==> flow/design.v <==
module testpc(
	clock,   
	reset,   
	pc,   
	instruction,   
	mem_data,   
	mem_addr,   
	mem_wdata,   
	mwrite_enable,
	mread_enable,
	regwrite_enable,   
	write_addr,   
	reg_write_data   
	);
	input clock, reset;
	input [15:0] instruction, mem_data;
	output [15:0] pc, mem_addr, mem_wdata;
	output [15:0] reg_write_data;
	output mwrite_enable, mread_enable, regwrite_enable;
	output [2:0] write_addr;
	reg [15:0] pc, read_data1, read_data2, ext_imm_data, alu_result;
	reg [15:0] reg_write_data;
	reg [15:0] jump_addr, branch_addr;
	reg [15:0] mwrite_addr, mread_addr;
	reg [6:0] imm_data;
	reg [2:0] read_addr1, read_addr2, write_addr;
	reg [1:0] result_sel;
	reg regwrite_enable, func_sel, imm_sel, mwrite_enable;
	reg mread_enable, memtoreg_sel, jump_enable, branch_enable;
	reg [15:0] reg_table[0:7];
	reg [15:0] c, temp;
	reg c1, c2, s1;
	wire [15:0] b1;
	wire [15:0] and_result, not_result;
	assign mem_addr = alu_result;
	assign mem_wdata = read_data2;
	always@(posedge clock or negedge reset)
	begin
		if(reset == 1'b0)
			pc <= 16'b0000000000000000;
		else if(branch_enable == 1'b1)
		begin
			if(alu_result == 0)
				pc <= pc + branch_addr;
			else
				pc <= pc + 16'b0000000000000001;
		end
		else if(jump_enable == 1'b1)
			pc <= 16'b0000000000000000 + jump_addr;
		else
			pc <= pc + 16'b0000000000000001;
	end
	always@(instruction)
	begin
		begin
			if(instruction[15:13] == 3'b001 && instruction[3:0] <= 4'b0010)   
			begin
				if(instruction[3:0] == 4'b0000)   
				begin
					read_addr1 = instruction[12:10]; 
					read_addr2 = instruction[9:7];  
					write_addr = instruction[6:4];  
					imm_data = 7'b0000000;
					mwrite_addr = 16'b0000000000000000;
					mread_addr = 16'b0000000000000000;
					jump_addr = 16'b0000000000000000;
					branch_addr = 16'b0000000000000000;
					regwrite_enable = 1'b1;
					func_sel = 1'b0;
					result_sel = 2'b00;
					imm_sel = 1'b0;
					mwrite_enable = 1'b0;
					mread_enable = 1'b0;
					memtoreg_sel = 1'b0;
					jump_enable = 1'b0;
					branch_enable = 1'b0;
				end
				else if(instruction[3:0] == 4'b0001)   
				begin
					read_addr1 = instruction[12:10];  
					read_addr2 = instruction[9:7];  
					write_addr = instruction[6:4];  
					imm_data = 7'b0000000;
					mwrite_addr = 16'b0000000000000000;
					mread_addr = 16'b0000000000000000;
					jump_addr = 16'b0000000000000000;
					branch_addr = 16'b0000000000000000;
					regwrite_enable = 1'b1;
					func_sel = 1'b0;
					result_sel = 2'b10;
					imm_sel = 1'b0;
					mwrite_enable = 1'b0;
					mread_enable = 1'b0;
					memtoreg_sel = 1'b0;
					jump_enable = 1'b0;
					branch_enable =	1'b0;		
				end
				else   
				begin
					read_addr1 = instruction[12:10];  
					read_addr2 = instruction[9:7];  
					write_addr = instruction[6:4];  
					imm_data = 7'b0000000;
					mwrite_addr = 16'b0000000000000000;
					mread_addr = 16'b0000000000000000;
					jump_addr = 16'b0000000000000000;
					branch_addr = 16'b0000000000000000;
					regwrite_enable = 1'b1;
					func_sel = 1'b0;
					result_sel = 2'b11;
					imm_sel = 1'b0;
					mwrite_enable = 1'b0;
					mread_enable = 1'b0;
					memtoreg_sel = 1'b0;
					jump_enable = 1'b0;
					branch_enable =	1'b0;		
				end
			end
			else if(instruction[15:13] == 3'b011)   
			begin
				read_addr1 = instruction[12:10];  
				read_addr2 = 3'b000; 
				write_addr = instruction[9:7];  
				imm_data = instruction[6:0];  
				mwrite_addr = 16'b0000000000000000;
				mread_addr = 16'b0000000000000000;
				jump_addr = 16'b0000000000000000;
				branch_addr = 16'b0000000000000000;
				regwrite_enable = 1'b1;
				func_sel = 1'b0;
				result_sel = 2'b00;
				imm_sel = 1'b1;
				mwrite_enable = 1'b0;
				mread_enable = 1'b0;
				memtoreg_sel = 1'b0;
				jump_enable = 1'b0;
				branch_enable =	1'b0;	
			end
			else if(instruction[15:13] == 3'b100)   
			begin
				read_addr1 = instruction[12:10]; 
				read_addr2 = 3'b000;  
				write_addr = instruction[9:7]; 
				imm_data = instruction[6:0];  
				mwrite_addr = 16'b0000000000000000;
				mread_addr = instruction[12:10];
				jump_addr = 16'b0000000000000000;
				branch_addr = 16'b0000000000000000;
				regwrite_enable = 1'b1;
				func_sel = 1'b0;
				result_sel = 2'b00;
				imm_sel = 1'b1;
				mwrite_enable = 1'b0;
				mread_enable = 1'b1;
				memtoreg_sel = 1'b1;
				jump_enable = 1'b0;
				branch_enable =	1'b0;	
			end
			else if(instruction[15:13] == 3'b101)   
			begin
				read_addr1 = instruction[12:10]; 
				read_addr2 = instruction[9:7];
				write_addr = 3'b000;
				imm_data = instruction[6:0]; 
				mwrite_addr = instruction[9:7]; 
				mread_addr = 16'b0000000000000000;
				jump_addr = 16'b0000000000000000;
				branch_addr = 16'b0000000000000000;
				regwrite_enable = 1'b0;
				func_sel = 1'b0;
				result_sel = 2'b00;
				imm_sel = 1'b1;
				mwrite_enable = 1'b1;
				mread_enable = 1'b0;
				memtoreg_sel = 1'b0;
				jump_enable = 1'b0;
				branch_enable =	1'b0;	
			end
			else if(instruction[15:13] == 3'b110)   
			begin
				read_addr1 = instruction[12:10]; 
				read_addr2 = instruction[9:7]; 
				write_addr = 3'b000;
				imm_data = instruction[6:0]; 
				mwrite_addr = 16'b0000000000000000;
				mread_addr = 16'b0000000000000000;
				jump_addr = 16'b0000000000000000;
				branch_addr = instruction[6:0];
				regwrite_enable = 1'b0;
				func_sel = 1'b1;
				result_sel = 2'b00;
				imm_sel = 1'b0;
				mwrite_enable = 1'b0;
				mread_enable = 1'b0;
				memtoreg_sel = 1'b0;
				jump_enable = 1'b0;
				branch_enable =	1'b1;	
			end
			else if(instruction[15:13] == 3'b111)   
			begin
				read_addr1 = 3'b000;
				read_addr2 = 3'b000; 
				write_addr = 3'b000;
				imm_data = 7'b0000000;
				mwrite_addr = 16'b0000000000000000;
				mread_addr = 16'b0000000000000000;
				jump_addr = instruction[12:0];   
				branch_addr = 16'b0000000000000000;
				regwrite_enable = 1'b0;
				func_sel = 1'b0;
				result_sel = 2'b00;
				imm_sel = 1'b0;
				mwrite_enable = 1'b0;
				mread_enable = 1'b0;
				memtoreg_sel = 1'b0;
				jump_enable = 1'b1;
				branch_enable = 1'b0;	
			end
			else   
			begin
				read_addr1 = 3'b000;
				read_addr2 = 3'b000;
				write_addr = 3'b000;
				imm_data = 7'b0000000;
				mwrite_addr = 16'b0000000000000000;
				mread_addr = 16'b0000000000000000;
				jump_addr = 16'b0000000000000000;
				branch_addr = 16'b0000000000000000;
				regwrite_enable = 1'b0;
				func_sel = 1'b0;
				result_sel = 2'b00;
				imm_sel = 1'b0;
				mwrite_enable = 1'b0;
				mread_enable = 1'b0;
				memtoreg_sel = 1'b0;
				jump_enable = 1'b0;
				branch_enable =	1'b0;	
			end
		end
	end
	always@(alu_result, mem_data, memtoreg_sel)
	begin
		if(memtoreg_sel == 1'b1)
			reg_write_data = mem_data;
		else
			reg_write_data = alu_result;
	end
	always@(posedge clock or negedge reset)
	begin
		if(reset == 1'b0)   
		begin
			reg_table[0] <= 16'b0000000000000000;
			reg_table[1] <= 16'b0000000000000000;
			reg_table[2] <= 16'b0000000000000000;
			reg_table[3] <= 16'b0000000000000000;
			reg_table[4] <= 16'b0000000000000000;
			reg_table[5] <= 16'b0000000000000000;
			reg_table[6] <= 16'b0000000000000000;
			reg_table[7] <= 16'b0000000000000000;
		end
		else if(regwrite_enable == 1'b1)
			reg_table[write_addr] <= reg_write_data;
	end
	always@(*)
	begin
		read_data1 = reg_table[read_addr1];
		read_data2 = reg_table[read_addr2];
	end
	reg [15:0] mux_data;
	reg [15:0] adder_result;	
	always@(imm_data)
	begin
		if(imm_data[6] == 1'b1)
			ext_imm_data = 16'b1111111110000000 + imm_data;
		else
			ext_imm_data = 16'b0000000000000000 + imm_data;
	end
	always@(read_data2, ext_imm_data, imm_sel)
	begin
		if(imm_sel == 1'b0)
			mux_data = read_data2;
		else
			mux_data = ext_imm_data;
	end
	always@(mux_data, b1, func_sel)
	case(func_sel)
		1'b0 : temp = mux_data;
		1'b1 : temp = ~mux_data + 1;
	endcase
	assign b1 = temp;
	always@(*)
	begin
	adder_result[0] = read_data1[0] ^ b1[0];
	c[0] = read_data1[0] & b1[0];	
	s1 = b1[1] ^ c[0];
	c1 = b1[1] & c[0];
	adder_result[1] = read_data1[1] ^ s1;
	c2 = read_data1[1] & s1;
	c[1] = c1 | c2;
	s1 = b1[2] ^ c[1];
	c1 = b1[2] & c[1];
	adder_result[2] = read_data1[2] ^ s1;
	c2 = read_data1[2] & s1;
	c[2] = c1 | c2;	
	s1 = b1[3] ^ c[2];
	c1 = b1[3] & c[2];
	adder_result[3] = read_data1[3] ^ s1;
	c2 = read_data1[3] & s1;
	c[3] = c1 | c2;
	s1 = b1[4] ^ c[3];
	c1 = b1[4] & c[3];
	adder_result[4] = read_data1[4] ^ s1;
	c2 = read_data1[4] & s1;
	c[4] = c1 | c2;
	s1 = b1[5] ^ c[4];
	c1 = b1[5] & c[4];
	adder_result[5] = read_data1[5] ^ s1;
	c2 = read_data1[5] & s1;
	c[5] = c1 | c2;
	s1 = b1[6] ^ c[5];
	c1 = b1[6] & c[5];
	adder_result[6] = read_data1[6] ^ s1;
	c2 = read_data1[6] & s1;
	c[6] = c1 | c2;
	s1 = b1[7] ^ c[6];
	c1 = b1[7] & c[6];
	adder_result[7] = read_data1[7] ^ s1;
	c2 = read_data1[7] & s1;
	c[7] = c1 | c2;
	s1 = b1[8] ^ c[7];
	c1 = b1[8] & c[7];
	adder_result[8] = read_data1[8] ^ s1;
	c2 = read_data1[8] & s1;
	c[8] = c1 | c2;
	s1 = b1[9] ^ c[8];
	c1 = b1[9] & c[8];
	adder_result[9] = read_data1[9] ^ s1;
	c2 = read_data1[9] & s1;
	c[9] = c1 | c2;
	s1 = b1[10] ^ c[9];
	c1 = b1[10] & c[9];
	adder_result[10] = read_data1[10] ^ s1;
	c2 = read_data1[10] & s1;
	c[10] = c1 | c2;
	s1 = b1[11] ^ c[10];
	c1 = b1[11] & c[10];
	adder_result[11] = read_data1[11] ^ s1;
	c2 = read_data1[11] & s1;
	c[11] = c1 | c2;
	s1 = b1[12] ^ c[11];
	c1 = b1[12] & c[11];
	adder_result[12] = read_data1[12] ^ s1;
	c2 = read_data1[12] & s1;
	c[12] = c1 | c2;
	s1 = b1[13] ^ c[12];
	c1 = b1[13] & c[12];
	adder_result[13] = read_data1[13] ^ s1;
	c2 = read_data1[13] & s1;
	c[13] = c1 | c2;
	s1 = b1[14] ^ c[13];
	c1 = b1[14] & c[13];
	adder_result[14] = read_data1[14] ^ s1;
	c2 = read_data1[14] & s1;
	c[14] = c1 | c2;
	s1 = b1[15] ^ c[14];
	c1 = b1[15] & c[14];
	adder_result[15] = read_data1[15] ^ s1;
	c2 = read_data1[15] & s1;
	c[15] = c1 | c2;
	end
	assign and_result = read_data1 & mux_data;
	assign not_result = ~read_data1 + mux_data;
	always@(adder_result, and_result, not_result, result_sel)
	case(result_sel)
		2'b00 : alu_result = adder_result;
		2'b01 : 
		begin
			if(adder_result >= 0)
				alu_result = 8'b00000000;
			else
				alu_result = 8'b00000001;
		end
		2'b10 : alu_result = and_result;
		2'b11 : alu_result = not_result;
	endcase
endmodule
Subject: tool reports on testpc

Hi,

* Reports on testpc
Module testpc before and after one edit of its RTL, step after step.
"unedited" refers to lines of the RTL above, "edited" to lines of the edited file.
"difference" is "edited" less "unedited", of the values as shown; "rel. change" is that difference over "unedited", in percent.
Operators: Yosys type, input widths -> output width; for muxes data width and select width s.
Library cell names are shortened.
A cell with n/a has no value.
- Design top :: testpc
- Clock port :: clock
- Library :: sky130hd
- Library corner :: tt_025C_1v80

* The edit
The edit as a unified diff against the file above.
A script made this edit. It changes what the design does and was not meant as an optimisation.
#+begin_src diff
@@ -5,5 +5,5 @@
 	instruction,   
 	mem_data,   
-	mem_addr,   
+	mem_addr_pin,   
 	mem_wdata,   
 	mwrite_enable,
@@ -15,8 +15,12 @@
 	input clock, reset;
 	input [15:0] instruction, mem_data;
-	output [15:0] pc, mem_addr, mem_wdata;
+	output [15:0] pc, mem_addr_pin, mem_wdata;
 	output [15:0] reg_write_data;
 	output mwrite_enable, mread_enable, regwrite_enable;
 	output [2:0] write_addr;
+	wire [15:0] mem_addr;
+	reg [15:0] mem_addr_ff;
+	always @(posedge clock) mem_addr_ff <= mem_addr;
+	assign mem_addr_pin = mem_addr_ff;
 	reg [15:0] pc, read_data1, read_data2, ext_imm_data, alu_result;
 	reg [15:0] reg_write_data;
#+end_src

* Elaborated design
Yosys after proc, flatten, opt, wreduce and memory -nomap, before mapping. Print and check cells are not counted.
** Cells by class
- $add $sub $neg :: unedited 5, edited 5, difference 0, rel. change 0.00%
- order comparisons :: unedited 2, edited 2, difference 0, rel. change 0.00%
- equal/unequal tests :: unedited 31, edited 31, difference 0, rel. change 0.00%
- multiplexer cells :: unedited 66, edited 66, difference 0, rel. change 0.00%
- bitwise gates (word level) :: unedited 78, edited 78, difference 0, rel. change 0.00%
- reductions and logical operators :: unedited 15, edited 15, difference 0, rel. change 0.00%
Unchanged operator kinds not shown: 32.
** Word-level totals
- register bits after elaboration :: unedited 144, edited 160, difference +16, rel. change +11.11%
- bits of input ports :: unedited 34, edited 34, difference 0, rel. change 0.00%
- output and inout bits :: unedited 70, edited 70, difference 0, rel. change 0.00%
- cells after elaboration :: unedited 206, edited 207, difference +1, rel. change +0.49%

* Logic depth
Depth = most cells in a row (Yosys ltp): at word level without a register or memory, in the mapped netlist without a sequential cell, where the memories' decode and read muxes count.
** Logic depth
- depth in word-level cells :: unedited 63, edited 63, difference 0, rel. change 0.00%
- ABC_AREA :: unedited 0, edited 0
- gate-level depth with buffers :: unedited 36, edited 38, difference +2, rel. change +5.56%
- mapped depth without buffers :: unedited 32, edited 35, difference +3, rel. change +9.38%

* After synthesis
The flow's flattened synthesis, as Yosys stat reports it; memories are mapped. The netlist is that of the ABC_AREA named above (0 if unset); the other value can give another one.
** Synthesis totals
- mapped cells :: unedited 1287, edited 1320, difference +33, rel. change +2.56%
- mapped area (um^2) :: unedited 10948.0, edited 11466.0, difference +518.0, rel. change +4.73%
- area of sequential cells (um^2) :: unedited 3603.5, edited 3923.8, difference +320.3, rel. change +8.89%
- flip-flops :: unedited 144, edited 160, difference +16, rel. change +11.11%
- buffers :: unedited 79, edited 82, difference +3, rel. change +3.80%
** Cells by type
- nand2_1 :: unedited 143, edited 168, difference +25, rel. change +17.48%
- a21oi_1 :: unedited 93, edited 74, difference -19, rel. change -20.43%
- dfxtp_1 :: unedited 0, edited 16, difference +16
- a22oi_1 :: unedited 34, edited 19, difference -15, rel. change -44.12%
- nor2_1 :: unedited 119, edited 106, difference -13, rel. change -10.92%
- mux2i_1 :: unedited 35, edited 48, difference +13, rel. change +37.14%
- nand3_1 :: unedited 18, edited 30, difference +12, rel. change +66.67%
- a221oi_1 :: unedited 16, edited 28, difference +12, rel. change +75.00%
- o21ai_0 :: unedited 108, edited 117, difference +9, rel. change +8.33%
- o211ai_1 :: unedited 10, edited 1, difference -9, rel. change -90.00%
- xor2_1 :: unedited 15, edited 8, difference -7, rel. change -46.67%
- nand4_1 :: unedited 6, edited 13, difference +7, rel. change +116.67%
- mux2_2 :: unedited 59, edited 53, difference -6, rel. change -10.17%
- and2_1 :: unedited 21, edited 15, difference -6, rel. change -28.57%
- a2111o_1 :: unedited 13, edited 7, difference -6, rel. change -46.15%
- buf_1 :: unedited 7, edited 1, difference -6, rel. change -85.71%
- buf_2 :: unedited 7, edited 13, difference +6, rel. change +85.71%
- and2_0 :: unedited 6, edited 0, difference -6, rel. change -100.00%
Unchanged cell types not shown: 8.
Not every row of either side is listed.

* Timing after synthesis
Source: OpenSTA report_checks on the synthesized netlist (no wires, ideal clock, input and output delay 20% of the period each), path of least setup slack; recovery checks are left aside. Register names are those of the netlist, which keeps one name where synthesis merged equal registers.
** Path after synthesis
- path kind :: unedited in2out, edited in2out
- start point :: unedited input instruction[9], edited input instruction[15]
- end point :: unedited output reg_write_data[15], edited output reg_write_data[15]
- period (ns) :: unedited 16.0, edited 16.0, difference 0.0, rel. change 0.00%
- input delay (ns) :: unedited 3.200, edited 3.200, difference 0.000, rel. change 0.00%
- output delay (ns) :: unedited 3.200, edited 3.200, difference 0.000, rel. change 0.00%
- launch time at the first pin (ns) :: unedited 3.200, edited 3.200, difference 0.000, rel. change 0.00%
- arrival (ns) :: unedited 12.106, edited 12.092, difference -0.014, rel. change -0.12%
- required time (ns) :: unedited 12.800, edited 12.800, difference 0.000, rel. change 0.00%
- setup slack (ns) :: unedited 0.694, edited 0.708, difference +0.014
- delay of the path (ns) :: unedited 8.906, edited 8.892, difference -0.014, rel. change -0.16%
- stages on the path :: unedited 33, edited 32, difference -1, rel. change -3.03%
- path buffers :: unedited 3, edited 2, difference -1, rel. change -33.33%
- synthesis period reached (ns) :: unedited 15.306, edited 15.292, difference -0.014, rel. change -0.09%
"delay of the path" = arrival - input delay + setup time.
At an output port there is no setup time.
"stages on the path": output pins that drive a net of the path, with the launching flip-flop's if there is one; two outputs of one cell count as two.
"synthesis period reached" = period - worst setup slack (recovery checks aside). The figure is calculated, with input and output delays left at 20% of the set period.
Between the ends stands the longest chain of elaborated cells between them, by number of cells; it is not shown to be the way that was timed. Of several equally long chains one is given.
Each line given opens the expression or statement behind the cell; cells for indexed reads and writes are added by Yosys, which also makes memories of some case tables.
On the way, after synthesis, unedited:
- Cell sequence :: clkbuf_1 buf_1 clkbuf_1 a21oi_1 a211o_1 a31oi_1 nand2_1 nand2_1 inv_1 ha_1 mux2i_1 fa_1 fa_1 fa_1 inv_1 fa_1 fa_1 fa_1 fa_1 fa_1 fa_1 fa_1 fa_1 fa_1 fa_1 fa_1 xor2_1 xor2_1 nor2_1 mux2i_1 and2_1 mux2i_1 inv_1
- Elaborated cells on any way between the ends :: 81
- Source lines of those cells :: 72
- Those cells by class :: 2 x add/sub; 7 x eq/ne; 10 x mux; 61 x logic; 1 x reduce/logical
** RTL lines, path after synthesis, unedited
- start: declaration :: RTL line 16 : input [15:0] instruction, mem_data;
- end: declaration :: RTL line 18 : output [15:0] reg_write_data;
unedited: No chain of elaborated cells between the ends is given.
Some nets on the timed path still bear RTL names; the line given drives or declares the net.
** Named nets, after synthesis, unedited
- mem_wdata[1] :: RTL line 267 : read_data2 = reg_table[read_addr2];
- mem_addr[15] :: RTL line 374 : case(result_sel)
On the way, after synthesis, edited:
- Cell sequence :: clkbuf_1 nand2_1 nor2_1 nor2_1 or2_2 nand2_1 nor2_1 clkbuf_1 a22o_1 a2111o_1 ha_1 inv_1 fa_1 fa_1 fa_1 inv_1 fa_1 fa_1 fa_1 fa_1 fa_1 fa_1 fa_1 fa_1 fa_1 fa_1 fa_1 xnor3_1 and3_1 nor4_2 mux2i_1 inv_1
- Cells in the longest elaborated chain :: 59
- Elaborated cells on any way between the ends :: 127
- Source lines of those cells :: 75
- Those cells by class :: 3 x add/sub; 22 x eq/ne; 35 x mux; 63 x logic; 4 x reduce/logical
** RTL lines, path after synthesis, edited
- start: declaration :: RTL line 16 : input [15:0] instruction, mem_data;
- $eq 3x3->1 :: RTL line 183 : else if(instruction[15:13] == 3'b110)
- $mux 7 :: RTL line 183
- $mux 7 :: RTL line 163 : else if(instruction[15:13] == 3'b101)
- $mux 7 :: RTL line 143 : else if(instruction[15:13] == 3'b100)
- $mux 7 :: RTL line 123 : else if(instruction[15:13] == 3'b011)
- $mux 7 :: RTL line 60 : if(instruction[15:13] == 3'b001 && instruction[3:0] <= 4'b0010)
- $add 16x7->16 :: RTL line 278 : ext_imm_data = 16'b1111111110000000 + imm_data;
- [45 not listed]
- $xor 1x1->1 :: RTL line 364 : s1 = b1[14] ^ c[13];
- $and 1x1->1 :: RTL line 367 : c2 = read_data1[14] & s1;
- $or 1x1->1 :: RTL line 368 : c[14] = c1 | c2;
- $xor 1x1->1 :: RTL line 369 : s1 = b1[15] ^ c[14];
- $xor 1x1->1 :: RTL line 371 : adder_result[15] = read_data1[15] ^ s1;
- $pmux 16 s4 :: RTL line 378 : case(result_sel)
- $mux 16 :: RTL line 247 : if(memtoreg_sel == 1'b1)
- end: declaration :: RTL line 18 : output [15:0] reg_write_data;
** Named nets, after synthesis, edited (RTL line)
- alu_result[15] :: 378

* Timing after layout
Path of least setup slack in the final report of the runs of pair A (OpenROAD, finished layout, wires in). Where an end is a register, its clock arrival counts in the times.
** Path after layout
- path kind :: unedited in2out, edited in2out
- start point :: unedited input instruction[14], edited input instruction[1]
- end point :: unedited output mem_addr[15], edited output reg_write_data[15]
- period (ns) :: unedited 15.8, edited 15.8, difference 0.0, rel. change 0.00%
- input delay (ns) :: unedited 3.16, edited 3.16, difference 0.00, rel. change 0.00%
- output delay (ns) :: unedited 3.16, edited 3.16, difference 0.00, rel. change 0.00%
- launch time at the first pin (ns) :: unedited 3.16, edited 3.16, difference 0.00, rel. change 0.00%
- arrival (ns) :: unedited 12.29, edited 12.33, difference +0.04, rel. change +0.33%
- required time (ns) :: unedited 12.64, edited 12.64, difference 0.00, rel. change 0.00%
- setup slack (ns) :: unedited 0.35, edited 0.31, difference -0.04
- stages on the path :: unedited 31, edited 32, difference +1, rel. change +3.23%
- path buffers :: unedited 4, edited 3, difference -1, rel. change -25.00%
Between the ends stands the longest chain of elaborated cells between them, by number of cells; it is not shown to be the way that was timed. Of several equally long chains one is given.
On the way, after layout, unedited:
- Cell sequence :: clkdlybuf4s50_1 or4b_4 buf_4 o2bb2ai_4 o21ai_0 o32a_1 mux2i_2 ha_1 mux2i_2 fa_2 fa_1 fa_1 inv_1 fa_1 fa_1 fa_1 fa_2 fa_1 fa_2 fa_2 fa_2 fa_2 fa_2 fa_1 xor2_1 xor2_1 nor2_1 mux2i_1 and2_4 buf_4 clkdlybuf4s50_1
- Cells in the longest elaborated chain :: 58
- Elaborated cells on any way between the ends :: 123
- Source lines of those cells :: 74
- Those cells by class :: 3 x add/sub; 22 x eq/ne; 31 x mux; 63 x logic; 4 x reduce/logical
** RTL lines, path after layout, unedited
- start: declaration :: RTL line 16 : input [15:0] instruction, mem_data;
- $eq 3x3->1 :: RTL line 179 : else if(instruction[15:13] == 3'b110)
- $mux 7 :: RTL line 179
- $mux 7 :: RTL line 159 : else if(instruction[15:13] == 3'b101)
- $mux 7 :: RTL line 139 : else if(instruction[15:13] == 3'b100)
- $mux 7 :: RTL line 119 : else if(instruction[15:13] == 3'b011)
- $mux 7 :: RTL line 56 : if(instruction[15:13] == 3'b001 && instruction[3:0] <= 4'b0010)
- $add 16x7->16 :: RTL line 274 : ext_imm_data = 16'b1111111110000000 + imm_data;
- [44 not listed]
- $or 1x1->1 :: RTL line 359 : c[13] = c1 | c2;
- $xor 1x1->1 :: RTL line 360 : s1 = b1[14] ^ c[13];
- $and 1x1->1 :: RTL line 363 : c2 = read_data1[14] & s1;
- $or 1x1->1 :: RTL line 364 : c[14] = c1 | c2;
- $xor 1x1->1 :: RTL line 365 : s1 = b1[15] ^ c[14];
- $xor 1x1->1 :: RTL line 367 : adder_result[15] = read_data1[15] ^ s1;
- $pmux 16 s4 :: RTL line 374 : case(result_sel)
- end: declaration :: RTL line 17 : output [15:0] pc, mem_addr, mem_wdata;
On the way, after layout, edited:
- Cell sequence :: clkdlybuf4s50_1 a211o_1 nor2_2 or2_2 nand2_2 nor2_1 a22o_1 a2111o_1 ha_1 inv_1 fa_2 fa_1 fa_1 inv_1 fa_1 fa_2 fa_2 fa_1 fa_2 fa_2 fa_2 fa_2 fa_2 fa_2 fa_1 xnor3_1 and3_1 nor4_4 mux2i_1 buf_4 inv_1 clkdlybuf4s50_1
- Cells in the longest elaborated chain :: 57
- Elaborated cells on any way between the ends :: 110
- Source lines of those cells :: 77
- Those cells by class :: 3 x add/sub; 1 x compare; 18 x eq/ne; 20 x mux; 63 x logic; 5 x reduce/logical
** RTL lines, path after layout, edited
- start: declaration :: RTL line 16 : input [15:0] instruction, mem_data;
- $mux 7 :: RTL line 183 : else if(instruction[15:13] == 3'b110)
- $mux 7 :: RTL line 163 : else if(instruction[15:13] == 3'b101)
- $mux 7 :: RTL line 143 : else if(instruction[15:13] == 3'b100)
- $mux 7 :: RTL line 123 : else if(instruction[15:13] == 3'b011)
- $mux 7 :: RTL line 60 : if(instruction[15:13] == 3'b001 && instruction[3:0] <= 4'b0010)
- $add 16x7->16 :: RTL line 278 : ext_imm_data = 16'b1111111110000000 + imm_data;
- $mux 16 :: RTL line 277 : if(imm_data[6] == 1'b1)
- [43 not listed]
- $xor 1x1->1 :: RTL line 364 : s1 = b1[14] ^ c[13];
- $and 1x1->1 :: RTL line 367 : c2 = read_data1[14] & s1;
- $or 1x1->1 :: RTL line 368 : c[14] = c1 | c2;
- $xor 1x1->1 :: RTL line 369 : s1 = b1[15] ^ c[14];
- $xor 1x1->1 :: RTL line 371 : adder_result[15] = read_data1[15] ^ s1;
- $pmux 16 s4 :: RTL line 378 : case(result_sel)
- $mux 16 :: RTL line 247 : if(memtoreg_sel == 1'b1)
- end: declaration :: RTL line 18 : output [15:0] reg_write_data;
Some nets on the timed path still bear RTL names; the line given drives or declares the net.
** Named nets, after layout, edited (RTL line)
- alu_result[15] :: 378

* Flow runs
Runs of the flow (Yosys, OpenROAD) on both versions; the two runs of a pair have the same settings. The constraints put input and output delay at 20% of the set period each and load the outputs with 0.01 pF.
Settings, pair A:
- CORE_UTILIZATION :: 40
- period_ns :: 15.8
- CAP_MARGIN :: 20
- CORE_MARGIN :: 2
- SLEW_MARGIN :: 20
** Results, pair A
- post-synthesis cell area (um^2) :: unedited 10948.0, edited 11466.0, difference +518.0, rel. change +4.73%
- die area (um^2) :: unedited 28709.9, edited 30034.6, difference +1324.7, rel. change +4.61%
- area of the standard cells in the finished layout (um^2) :: unedited 13354.1, edited 14082.3, difference +728.2, rel. change +5.45%
- worst setup slack after layout (ns) :: unedited 0.350, edited 0.306, difference -0.044
- worst-case hold slack (ns) :: unedited 0.510, edited 0.492, difference -0.018
- achieved period (ns) :: unedited 15.450, edited 15.494, difference +0.044, rel. change +0.28%
Settings, pair B:
- CELL_PAD_IN_SITES_GLOBAL_PLACEMENT :: 3
- CORE_UTILIZATION :: 18
- MAX_ROUTING_LAYER :: met5
- PLACE_DENSITY :: 0.71
- SETUP_SLACK_MARGIN :: 5.0
- period_ns :: 21.7
- CAP_MARGIN :: 20
- CORE_MARGIN :: 2
- SLEW_MARGIN :: 20
** Results, pair B
- post-synthesis cell area (um^2) :: unedited 10948.0, edited 11466.0, difference +518.0, rel. change +4.73%
- die area (um^2) :: unedited 62810.4, edited 65735.8, difference +2925.4, rel. change +4.66%
- area of the standard cells in the finished layout (um^2) :: unedited 14121.0, edited 14901.8, difference +780.8, rel. change +5.53%
- worst setup slack after layout (ns) :: unedited 5.219, edited 5.052, difference -0.167
- worst-case hold slack (ns) :: unedited 0.511, edited 0.502, difference -0.009
- achieved period (ns) :: unedited 16.481, edited 16.648, difference +0.167, rel. change +1.01%
"achieved period" is the run's clock period less its worst setup slack. It is reckoned from that one timing run; input and output delays stay at 20% of the period that was set.

Regards
